==> flow/design.v <==
module FA_Structural(a,b,cin,sum,cout);
	input a,b,cin;
    output sum,cout;
    wire x,y,z;
    xor(x,a,b);
    xor(sum,x,cin);
    and(y,cin,x);
    and(z,a,b);
    or(cout,y,z);
endmodule
module RPA(a,b,cin,sum,cout);
	input [63:0] a,b;
    input cin;
    output wire [63:0] sum;
    output wire cout;
	wire c0,c1,c2,c3,c4,c5,c6,c7,c8,c9,c10,c11,c12,c13,c14,c15,c16,c17,c18,c19,c20,c21,c22,c23,c24,c25,c26,c27,c28,c29,c30,c31,c32,c33,c34,c35,c36,c37,c38,c39,c40,c41,c42,c43,c44,c45,c46,c47,c48,c49,c50,c51,c52,c53,c54,c55,c56,c57,c58,c59,c60,c61,c62;
	FA_Structural fa1(a[0],b[0],cin,sum[0],c0);
	FA_Structural fa2(a[1],b[1],c0,sum[1],c1);
	FA_Structural fa3(a[2],b[2],c1,sum[2],c2);
	FA_Structural fa4(a[3],b[3],c2,sum[3],c3);
    FA_Structural fa5(a[4],b[4],c3,sum[4],c4);
    FA_Structural fa6(a[5],b[5],c4,sum[5],c5);
    FA_Structural fa7(a[6],b[6],c5,sum[6],c6);
    FA_Structural fa8(a[7],b[7],c6,sum[7],c7);
    FA_Structural fa9(a[8],b[8],c7,sum[8],c8);
    FA_Structural fa10(a[9],b[9],c8,sum[9],c9);
    FA_Structural fa11(a[10],b[10],c9,sum[10],c10);
    FA_Structural fa12(a[11],b[11],c10,sum[11],c11);
    FA_Structural fa13(a[12],b[12],c11,sum[12],c12);
    FA_Structural fa14(a[13],b[13],c12,sum[13],c13);
    FA_Structural fa15(a[14],b[14],c13,sum[14],c14);
    FA_Structural fa16(a[15],b[15],c14,sum[15],c15);
    FA_Structural fa17(a[16],b[16],c15,sum[16],c16);
    FA_Structural fa18(a[17],b[17],c16,sum[17],c17);
    FA_Structural fa19(a[18],b[18],c17,sum[18],c18);
    FA_Structural fa20(a[19],b[19],c18,sum[19],c19);
    FA_Structural fa21(a[20],b[20],c19,sum[20],c20);
    FA_Structural fa22(a[21],b[21],c20,sum[21],c21);
    FA_Structural fa23(a[22],b[22],c21,sum[22],c22);
    FA_Structural fa24(a[23],b[23],c22,sum[23],c23);
    FA_Structural fa25(a[24],b[24],c23,sum[24],c24);
    FA_Structural fa26(a[25],b[25],c24,sum[25],c25);
    FA_Structural fa27(a[26],b[26],c25,sum[26],c26);
    FA_Structural fa28(a[27],b[27],c26,sum[27],c27);
    FA_Structural fa29(a[28],b[28],c27,sum[28],c28);
    FA_Structural fa30(a[29],b[29],c28,sum[29],c29);
    FA_Structural fa31(a[30],b[30],c29,sum[30],c30);
    FA_Structural fa32(a[31],b[31],c30,sum[31],c31);
    FA_Structural fa33(a[32],b[32],c31,sum[32],c32);
    FA_Structural fa34(a[33],b[33],c32,sum[33],c33);
    FA_Structural fa35(a[34],b[34],c33,sum[34],c34);
    FA_Structural fa36(a[35],b[35],c34,sum[35],c35);
    FA_Structural fa37(a[36],b[36],c35,sum[36],c36);	
    FA_Structural fa38(a[37],b[37],c36,sum[37],c37);
    FA_Structural fa39(a[38],b[38],c37,sum[38],c38);
    FA_Structural fa40(a[39],b[39],c38,sum[39],c39);
    FA_Structural fa41(a[40],b[40],c39,sum[40],c40);
    FA_Structural fa42(a[41],b[41],c40,sum[41],c41);
    FA_Structural fa43(a[42],b[42],c41,sum[42],c42);
    FA_Structural fa44(a[43],b[43],c42,sum[43],c43);
    FA_Structural fa45(a[44],b[44],c43,sum[44],c44);
    FA_Structural fa46(a[45],b[45],c44,sum[45],c45);
    FA_Structural fa47(a[46],b[46],c45,sum[46],c46);
    FA_Structural fa48(a[47],b[47],c46,sum[47],c47);
    FA_Structural fa49(a[48],b[48],c47,sum[48],c48);
    FA_Structural fa50(a[49],b[49],c48,sum[49],c49);
    FA_Structural fa51(a[50],b[50],c49,sum[50],c50);
    FA_Structural fa52(a[51],b[51],c50,sum[51],c51);
    FA_Structural fa53(a[52],b[52],c51,sum[52],c52);
    FA_Structural fa54(a[53],b[53],c52,sum[53],c53);
    FA_Structural fa55(a[54],b[54],c53,sum[54],c54);
    FA_Structural fa56(a[55],b[55],c54,sum[55],c55);
    FA_Structural fa57(a[56],b[56],c55,sum[56],c56);
    FA_Structural fa58(a[57],b[57],c56,sum[57],c57);
    FA_Structural fa59(a[58],b[58],c57,sum[58],c58);
    FA_Structural fa60(a[59],b[59],c58,sum[59],c59);
    FA_Structural fa61(a[60],b[60],c59,sum[60],c60);
    FA_Structural fa62(a[61],b[61],c60,sum[61],c61);
    FA_Structural fa63(a[62],b[62],c61,sum[62],c62);
    FA_Structural fa64(a[63],b[63],c62,sum[63],cout);
endmodule
module swap(input [63:0]in1, input [63:0]in2, output reg [63:0]out1, output reg [63:0]out2);
    always @(in1 or in2)
    begin
        if(in2[62:0]>in1[62:0])
        begin
            out2 = in1;
            out1 = in2;
        end
        else
        begin
            out1 = in1;
            out2 = in2;
        end
    end
endmodule
module shifter(input [63:0]A, input [10:0]shift, output [63:0]B);
    assign B = A>>shift;
endmodule
module split(input [63:0]A, output sign, output [10:0]exp, output [51:0]man);
    assign sign = A[63];
    assign exp  = A[62:52];
    assign man  = A[51:0];
endmodule
module dfa(input [63:0] I1, input [63:0] I2, output reg [63:0] Final_exp);
    wire[63:0] A,B;
    swap SW(I1,I2,A,B); 
    wire S1,S2;        
    wire [10:0] E1,E2; 
    wire [51:0] M1,M2; 
    split SP1(A,S1,E1,M1); 
    split SP2(B,S2,E2,M2); 
    wire [10:0]Expdiff; 
    assign Expdiff = E1-E2;
    wire [63:0] T1,T2,T3;  
    assign T1= {|E1,M1};   
    assign T2= {|E2,M2};   
    shifter BS(T2,Expdiff,T3); 
    wire [63:0]T4;
    assign T4 = {64{S1^S2}}^T3; 
    wire [63:0]Sum;
    wire Carry;
    RPA C1(T1,T4,S1^S2,Sum,Carry); 
    reg [51:0] M3,tmp; 
    reg [10:0] E3;
    integer i, j;
    reg found;
    always @(*)
    begin
        i=53;
        j=0;
        found=1'b0;
        tmp=Sum[51:0];
        if(Sum[53]==1)
        begin 
            M3=Sum[52:1];
            E3 = E1 + 1'b1;
        end
        else if(Sum[52]==0)
        begin
            for(j=1;j<=52;j=j+1)
            begin
                if(!found && Sum[52-j]==1'b1)
                begin
                    i=j;
                    found=1'b1;
                end
            end
            E3=E1-i;
            tmp=Sum[51:0];
            M3=tmp<<i;
        end
        else
        begin
            M3=Sum[51:0];
            E3=E1;
        end
    end
    always@(*) begin
        if(&E1 == 1'b1 || &E2 == 1'b1) begin
            Final_exp = 64'b0_11111111111_1111111111111111111111111111111111111111111111111111;	
        end
        else if((|E1== 1'b0) && (|M1[51:0]== 1'b0)) begin
            Final_exp = {S2,E2,M2[51:0]};
        end
        else if((|E2== 1'b0) && (|M2[51:0]== 1'b0)) begin
            Final_exp = {S1,E1,M1[51:0]};
        end
        else if(Sum[63:0] == 63'b0) begin
            Final_exp=64'b0;
        end
        else begin
            Final_exp = {S1,{11{|Sum}} & E3,M3};
        end
    end
endmodule
module fp64_add(input clk, input [63:0] a, input [63:0] b, output reg [63:0] s);
    reg  [63:0] a_q, b_q;
    wire [63:0] sum;
    dfa u_dfa(.I1(a_q), .I2(b_q), .Final_exp(sum));
    always @(posedge clk) begin
        a_q <= a;
        b_q <= b;
        s   <= sum;
    end
endmodule
Wiki page: fp64_add / tool data

---- Step by step through the tools: fp64_add ----
Tool output for the design above before and after an edit, in the order of the flow.
Lines under "unedited" count in the file above, lines under "edited" in the edited file.
"change": "edited" minus "unedited" as printed here. "relative change": 100 x difference / "unedited".
Operators: Yosys type, input widths -> output width; for muxes data width and select width s.
Cell names lack the library's common part.
Not given: n/a
design
  top ..................................... fp64_add
  clock port .............................. clk
  library ................................. sky130hd
  timing corner ........................... tt_025C_1v80

---- Edit of the RTL ----
Unified diff, file above to edited file.
The edit is scripted: it alters the design's behaviour and was not made to optimise anything.
begin of diff
@@ -149,5 +149,5 @@
             E3=E1-i;
             tmp=Sum[51:0];
-            M3=tmp<<i;
+            M3=tmp>>i;
         end
         else
end of diff

---- Word-level counts ----
Yosys after proc, flatten, opt, wreduce and memory -nomap, before mapping. Enables and synchronous resets that opt folds into registers are not counted as muxes. Memory bits, and registers merged into a memory's read port (data or address), are not among the register bits. Print and check cells are not counted. Equal cells are merged and count once.
storage and ports
  element            unedited  edited  change  relative change (%)
  input port bits    129       129     0       0.00
  bits in registers  192       192     0       0.00
  word-level cells   631       631     0       0.00
cells by class
  element                           unedited  edited  change  relative change (%)
  mux-type cells                    216       216     0       0.00
  add/subtract/negate cells         3         3       0       0.00
  bitwise operators                 293       293     0       0.00
  shifts and indexed selects        2         2       0       0.00
  magnitude comparators             1         1       0       0.00
  reductions and logical operators  113       113     0       0.00
operators with widths
  operator        unedited  edited  change  relative change (%)
  $shl 52x32->52  1         0       -1      -100.00
  $shr 52x32->52  0         1       +1      n/a
Unchanged operator kinds not shown: 24.

---- Depth ----
Depth = most cells in a row (Yosys ltp): at word level without a register or memory, in the mapped netlist without a sequential cell, where the memories' decode and read muxes count.
logic depth
  element                unedited  edited  change  relative change (%)
  word-level depth       376       376     0       0.00
  ABC_AREA               0         0       n/a     n/a
  depth in mapped cells  116       104     -12     -10.34

---- Netlist ----
Yosys stat after the flow's synthesis: flattened, memories mapped to cells. It holds for the ABC_AREA given above (unset counts as 0); a run with the other value may have another netlist.
cell types
  cell type  unedited  edited  change  relative change (%)
  a21oi_1    254       291     +37     +14.57
  nor2_1     264       244     -20     -7.58
  o21ai_1    10        27      +17     +170.00
  mux2i_1    129       114     -15     -11.63
  a31oi_1    32        17      -15     -46.88
  clkbuf_1   137       124     -13     -9.49
  o22ai_1    29        42      +13     +44.83
  a221oi_1   54        42      -12     -22.22
  inv_1      143       132     -11     -7.69
  nor4_1     57        46      -11     -19.30
  o211ai_1   52        41      -11     -21.15
  and2_1     27        16      -11     -40.74
  a22oi_1    24        13      -11     -45.83
  nand2_1    341       331     -10     -2.93
  nor2b_1    14        4       -10     -71.43
  or3_1      19        10      -9      -47.37
  o21ai_0    173       165     -8      -4.62
  xnor2_1    67        60      -7      -10.45
Unchanged cell types not shown: 14.
The list need not be complete.
synthesis totals
  element                          unedited   edited     change      relative change (%)
  cell area after synthesis (mm2)  0.0201656  0.0186604  -0.0015052  -7.46
  flip-flops                       192        192        0           0.00
  cell count                       2,719      2,552      -167        -6.14
By module: a second synthesis without flattening, with its own total; a netlist apart from the flattened one above.
second synthesis, totals
  element                             unedited  edited     change      relative change (%)
  cells (unflattened synthesis)       2,727     2,663      -64         -2.35
  area (unflattened synthesis) (mm2)  0.023953  0.0235451  -0.0004079  -1.70
Rows give one instance, submodules left out.
modules, unedited
  module         area (mm2)  cells  seq. area (mm2)  instances
  dfa            0.0087772   1,421  0                1
  shifter        0.0052701   553    0                1
  fp64_add       0.0038437   192    0.0038437        1
  swap           0.0038199   369    0                1
  FA_Structural  0.00002     1      0                64
  split          0.0004805   64     0                2
  RPA            0           0      0                1
modules, edited
  module         area (mm2)  cells  seq. area (mm2)  instances
  dfa            0.0083693   1,357  0                1
  shifter        0.0052701   553    0                1
  fp64_add       0.0038437   192    0.0038437        1
  swap           0.0038199   369    0                1
  FA_Structural  0.00002     1      0                64
  split          0.0004805   64     0                2
  RPA            0           0      0                1

---- Worst setup path after synthesis ----
OpenSTA on the mapped netlist: ideal clock, no wires. The path of least setup slack (recovery checks aside). Input and output delay are each 20% of the period. Register names are those of the netlist, which keeps one name where synthesis merged equal registers.
timing after synthesis
  element                            unedited              edited                change  relative change (%)
  path kind                          register to register  register to register  n/a     n/a
  from                               register a_q[55]      register a_q[56]      n/a     n/a
  to                                 register s[61]        register s[57]        n/a     n/a
  path delay (ps)                    32,370                28,782                -3,588  -11.08
  period (ps)                        30,000                30,000                0       0.00
  path buffers                       19                    7                     -12     -63.16
  setup time (ps)                    141                   135                   -6      n/a
  launch time at the first pin (ps)  0                     0                     0       n/a
  data arrival time (ps)             32,229                28,647                -3,582  -11.11
  path slack (ps)                    -2,370                1,218                 +3,588  n/a
  stages                             110                   102                   -8      -7.27
  synthesis period reached (ps)      32,370                28,782                -3,588  -11.08
"path delay" is the arrival time less input delay plus setup time.
"stages": output pins that drive a net of the path, with the launching flip-flop's if there is one; two outputs of one cell count as two.
"synthesis period reached" is the clock period less the worst setup slack; recovery checks do not enter. This is arithmetic on one report: input and output delays are still those of the set period (20% each).
The rows between start and end are the longest chain of elaborated cells between them; the timing report does not say that the signal goes this way. Where chains are equally long, one stands for them.
A line is the first line of the expression or statement that the cell stems from. Yosys adds cells for indexed reads and writes and turns some case tables into memories.
between the ends, after synthesis, unedited
  cells stage by stage .................... dfxtp_1 clkbuf_1 inv_1 ha_1 clkbuf_1 nand4_1 a211oi_1 o21ai_2 nand2_4 buf_6 buf_6 clkbuf_1 buf_1 buf_1 clkbuf_1 clkbuf_1 clkbuf_1 clkbuf_1 (+74 left out) inv_1 or3_1 o41ai_1 inv_2 clkbuf_1 clkbuf_1 ha_1 a21o_1 a21o_1 and2_1 o21ai_0 nand2b_1 a2111oi_0 and3_1 o21ai_0 xor2_1 nand2_1 o211ai_1
  cells in the longest elaborated chain ... 376
  elaborated cells on any way between the ends .. 625
  classes of those cells .................. add/sub: 3; compare: 1; shift: 1; mux: 214; logic: 293; reduce/logical: 113
RTL lines, path after synthesis, unedited
  element          line  RTL
  start, declared  178   reg  [63:0] a_q, b_q;
  start, assigned  182   a_q <= a;
  $gt 63x63->1     85    if(in2[62:0]>in1[62:0])
  $mux 64          85
  $sub 11x11->11   114   assign Expdiff = E1-E2;
  $shr 53x11->64   98    assign B = A>>shift;
  $xor 64x64->64   120   assign T4 = {64{S1^S2}}^T3;
  $xor 1x1->1      5     xor(x,a,b);
  $and 1x1->1      7     and(y,cin,x);
  (+362 left out)  n/a
  $sub 11x11->11   149   E3=E1-i;
  $mux 11          139   else if(Sum[52]==0)
  $mux 11          134   if(Sum[53]==1)
  $and 11x11->11   173   Final_exp = {S1,{11{|Sum}} & E3,M3};
  $mux 64          169   else if(Sum[63:0] == 63'b0) begin
  $mux 64          166   else if((|E2== 1'b0) && (|M2[51:0]== 1'b0)) begin
  $mux 64          163   else if((|E1== 1'b0) && (|M1[51:0]== 1'b0)) begin
  end, assigned    184   s   <= sum;
  end, declared    177   module fp64_add(input clk, input [63:0] a, input [63:0] b, output reg [63:0] s);
between the ends, after synthesis, edited
  cells stage by stage .................... dfxtp_1 inv_1 ha_1 buf_2 nand4_1 nor4_2 nand4_1 and2_1 a22o_2 o21ai_0 o21a_1 ha_1 inv_1 buf_1 clkbuf_1 buf_1 mux2i_1 nand2_1 (+66 left out) nand2_1 a2111oi_0 clkbuf_1 clkbuf_1 clkbuf_1 ha_1 nor2b_1 o21ai_0 nand2b_1 a21o_1 a21o_1 or2_2 a21oi_1 a21oi_1 a21oi_1 o22ai_1 nor2_1 o21ai_0
  cells in the longest elaborated chain ... 376
  elaborated cells on any way between the ends .. 625
  classes of those cells .................. add/sub: 3; compare: 1; shift: 1; mux: 214; logic: 293; reduce/logical: 113
RTL lines, path after synthesis, edited
  element          line  RTL
  start, declared  178   reg  [63:0] a_q, b_q;
  start, assigned  182   a_q <= a;
  $gt 63x63->1     85    if(in2[62:0]>in1[62:0])
  $mux 64          85
  $sub 11x11->11   114   assign Expdiff = E1-E2;
  $shr 53x11->64   98    assign B = A>>shift;
  $xor 64x64->64   120   assign T4 = {64{S1^S2}}^T3;
  $xor 1x1->1      5     xor(x,a,b);
  $and 1x1->1      7     and(y,cin,x);
  (+362 left out)  n/a
  $sub 11x11->11   149   E3=E1-i;
  $mux 11          139   else if(Sum[52]==0)
  $mux 11          134   if(Sum[53]==1)
  $and 11x11->11   173   Final_exp = {S1,{11{|Sum}} & E3,M3};
  $mux 64          169   else if(Sum[63:0] == 63'b0) begin
  $mux 64          166   else if((|E2== 1'b0) && (|M2[51:0]== 1'b0)) begin
  $mux 64          163   else if((|E1== 1'b0) && (|M1[51:0]== 1'b0)) begin
  end, assigned    184   s   <= sum;
  end, declared    177   module fp64_add(input clk, input [63:0] a, input [63:0] b, output reg [63:0] s);

---- Path in the finished layout ----
Path of least setup slack in the final report of each run of set A (OpenROAD, finished layout, wires in). Where an end is a register, its clock arrival counts in the times.
The report prints the path's times to 10 ps; the period is as set.
timing after layout
  element                            unedited              edited                change  relative change (%)
  path kind                          register to register  register to register  n/a     n/a
  from                               register a_q[10]      register a_q[31]      n/a     n/a
  to                                 register s[43]        register s[24]        n/a     n/a
  setup time (ps)                    180                   150                   -30     n/a
  stages                             93                    90                    -3      -3.23
  path buffers                       5                     8                     +3      +60.00
  path slack (ps)                    800                   700                   -100    n/a
  launch time at the first pin (ps)  510                   500                   -10     -1.96
  period (ps)                        29,700                29,700                0       0.00
  data arrival time (ps)             29,220                29,370                +150    +0.51
The rows between start and end are the longest chain of elaborated cells between them; the timing report does not say that the signal goes this way. Where chains are equally long, one stands for them.
between the ends, after layout, unedited
  cells stage by stage .................... dfxtp_2 inv_1 ha_1 and4_4 a221oi_2 a21boi_1 o41a_1 o311ai_4 nand2_4 buf_12 mux2_4 a311o_1 a31oi_1 xor2_1 nand3_4 or3_4 nor2_1 a21oi_1 (+57 left out) or3_1 o2bb2ai_1 a22oi_1 o21ai_1 a21oi_2 and2_4 buf_4 clkbuf_16 a21oi_1 nand2_1 nand2_1 nor2_1 a41oi_1 o21a_1 o21ai_0 nor4b_1 buf_4 o21ai_1
  cells in the longest elaborated chain ... 375
  elaborated cells on any way between the ends .. 622
  classes of those cells .................. add/sub: 1; compare: 1; shift: 2; mux: 214; logic: 292; reduce/logical: 112
RTL lines, path after layout, unedited
  element          line  RTL
  start, declared  178   reg  [63:0] a_q, b_q;
  start, assigned  182   a_q <= a;
  $gt 63x63->1     85    if(in2[62:0]>in1[62:0])
  $mux 64          85
  $sub 11x11->11   114   assign Expdiff = E1-E2;
  $shr 53x11->64   98    assign B = A>>shift;
  $xor 64x64->64   120   assign T4 = {64{S1^S2}}^T3;
  $xor 1x1->1      5     xor(x,a,b);
  $and 1x1->1      7     and(y,cin,x);
  (+361 left out)  n/a
  $mux 32          134   if(Sum[53]==1)
  $shl 52x32->52   151   M3=tmp<<i;
  $mux 52          139   else if(Sum[52]==0)
  $mux 52          134
  $mux 64          169   else if(Sum[63:0] == 63'b0) begin
  $mux 64          166   else if((|E2== 1'b0) && (|M2[51:0]== 1'b0)) begin
  $mux 64          163   else if((|E1== 1'b0) && (|M1[51:0]== 1'b0)) begin
  end, assigned    184   s   <= sum;
  end, declared    177   module fp64_add(input clk, input [63:0] a, input [63:0] b, output reg [63:0] s);
between the ends, after layout, edited
  cells stage by stage .................... dfxtp_1 inv_1 ha_1 nand4_1 nor4_2 buf_4 nand4_1 buf_4 a22oi_2 buf_4 buf_4 a21oi_1 or4_4 nand2_4 mux2i_1 mux4_2 a21o_1 o21a_1 (+54 left out) nor3b_4 nand4_1 nor2_2 nand3_1 buf_4 a21oi_1 or4_4 buf_12 buf_4 mux2i_1 buf_4 a21oi_1 a22oi_2 a21oi_2 a221oi_1 a211oi_1 a2111oi_0 a21oi_1
  cells in the longest elaborated chain ... 375
  elaborated cells on any way between the ends .. 622
  classes of those cells .................. add/sub: 1; compare: 1; shift: 2; mux: 214; logic: 292; reduce/logical: 112
RTL lines, path after layout, edited
  element          line  RTL
  start, declared  178   reg  [63:0] a_q, b_q;
  start, assigned  182   a_q <= a;
  $gt 63x63->1     85    if(in2[62:0]>in1[62:0])
  $mux 64          85
  $sub 11x11->11   114   assign Expdiff = E1-E2;
  $shr 53x11->64   98    assign B = A>>shift;
  $xor 64x64->64   120   assign T4 = {64{S1^S2}}^T3;
  $xor 1x1->1      5     xor(x,a,b);
  $and 1x1->1      7     and(y,cin,x);
  (+361 left out)  n/a
  $mux 32          134   if(Sum[53]==1)
  $shr 52x32->52   151   M3=tmp>>i;
  $mux 52          139   else if(Sum[52]==0)
  $mux 52          134
  $mux 64          169   else if(Sum[63:0] == 63'b0) begin
  $mux 64          166   else if((|E2== 1'b0) && (|M2[51:0]== 1'b0)) begin
  $mux 64          163   else if((|E1== 1'b0) && (|M1[51:0]== 1'b0)) begin
  end, assigned    184   s   <= sum;
  end, declared    177   module fp64_add(input clk, input [63:0] a, input [63:0] b, output reg [63:0] s);

---- Flow runs ----
Runs of the flow (Yosys, OpenROAD) on both versions; the two runs of a pair have the same settings. The constraints put input and output delay at 20% of the set period each and load the outputs with 0.01 pF.
settings, set A
  CORE_UTILIZATION ........................ 25
  period_ns ............................... 29.7
  CAP_MARGIN .............................. 20
  CORE_MARGIN ............................. 2
  SLEW_MARGIN ............................. 20
final reports, set A
  element                                 unedited   edited     change      relative change (%)
  chip area in the Yosys report (mm2)     0.0201656  0.0186604  -0.0015052  -7.46
  worst setup slack after layout (ps)     804        695        -109        n/a
  standard-cell area after routing (mm2)  0.0252505  0.0235876  -0.0016629  -6.59
  power consumption (µW)                  2,449      2,232      -217        -8.86
  area inside the die boundary (mm2)      0.0829498  0.0768426  -0.0061072  -7.36
settings, set B
  CORE_ASPECT_RATIO ....................... 0.5
  CORE_MARGIN ............................. 5
  CORE_UTILIZATION ........................ 51
  CTS_CLUSTER_DIAMETER .................... 292
  MIN_ROUTING_LAYER ....................... met1
  PLACE_DENSITY_LB_ADDON .................. 0.13
  SETUP_SLACK_MARGIN ...................... 0.29
  SLEW_MARGIN ............................. 25
  period_ns ............................... 32.3
  CAP_MARGIN .............................. 20
final reports, set B
  element                                 unedited   edited     change      relative change (%)
  chip area in the Yosys report (mm2)     0.0201656  0.0186604  -0.0015052  -7.46
  worst setup slack after layout (ps)     754        1,145      +391        n/a
  standard-cell area after routing (mm2)  0.0235188  0.0217671  -0.0017517  -7.45
  power consumption (µW)                  2,082      1,952      -130        -6.24
  area inside the die boundary (mm2)      0.0438577  0.0407462  -0.0031115  -7.09
"power consumption": no workload was simulated; the value follows from the tool's default switching activity.
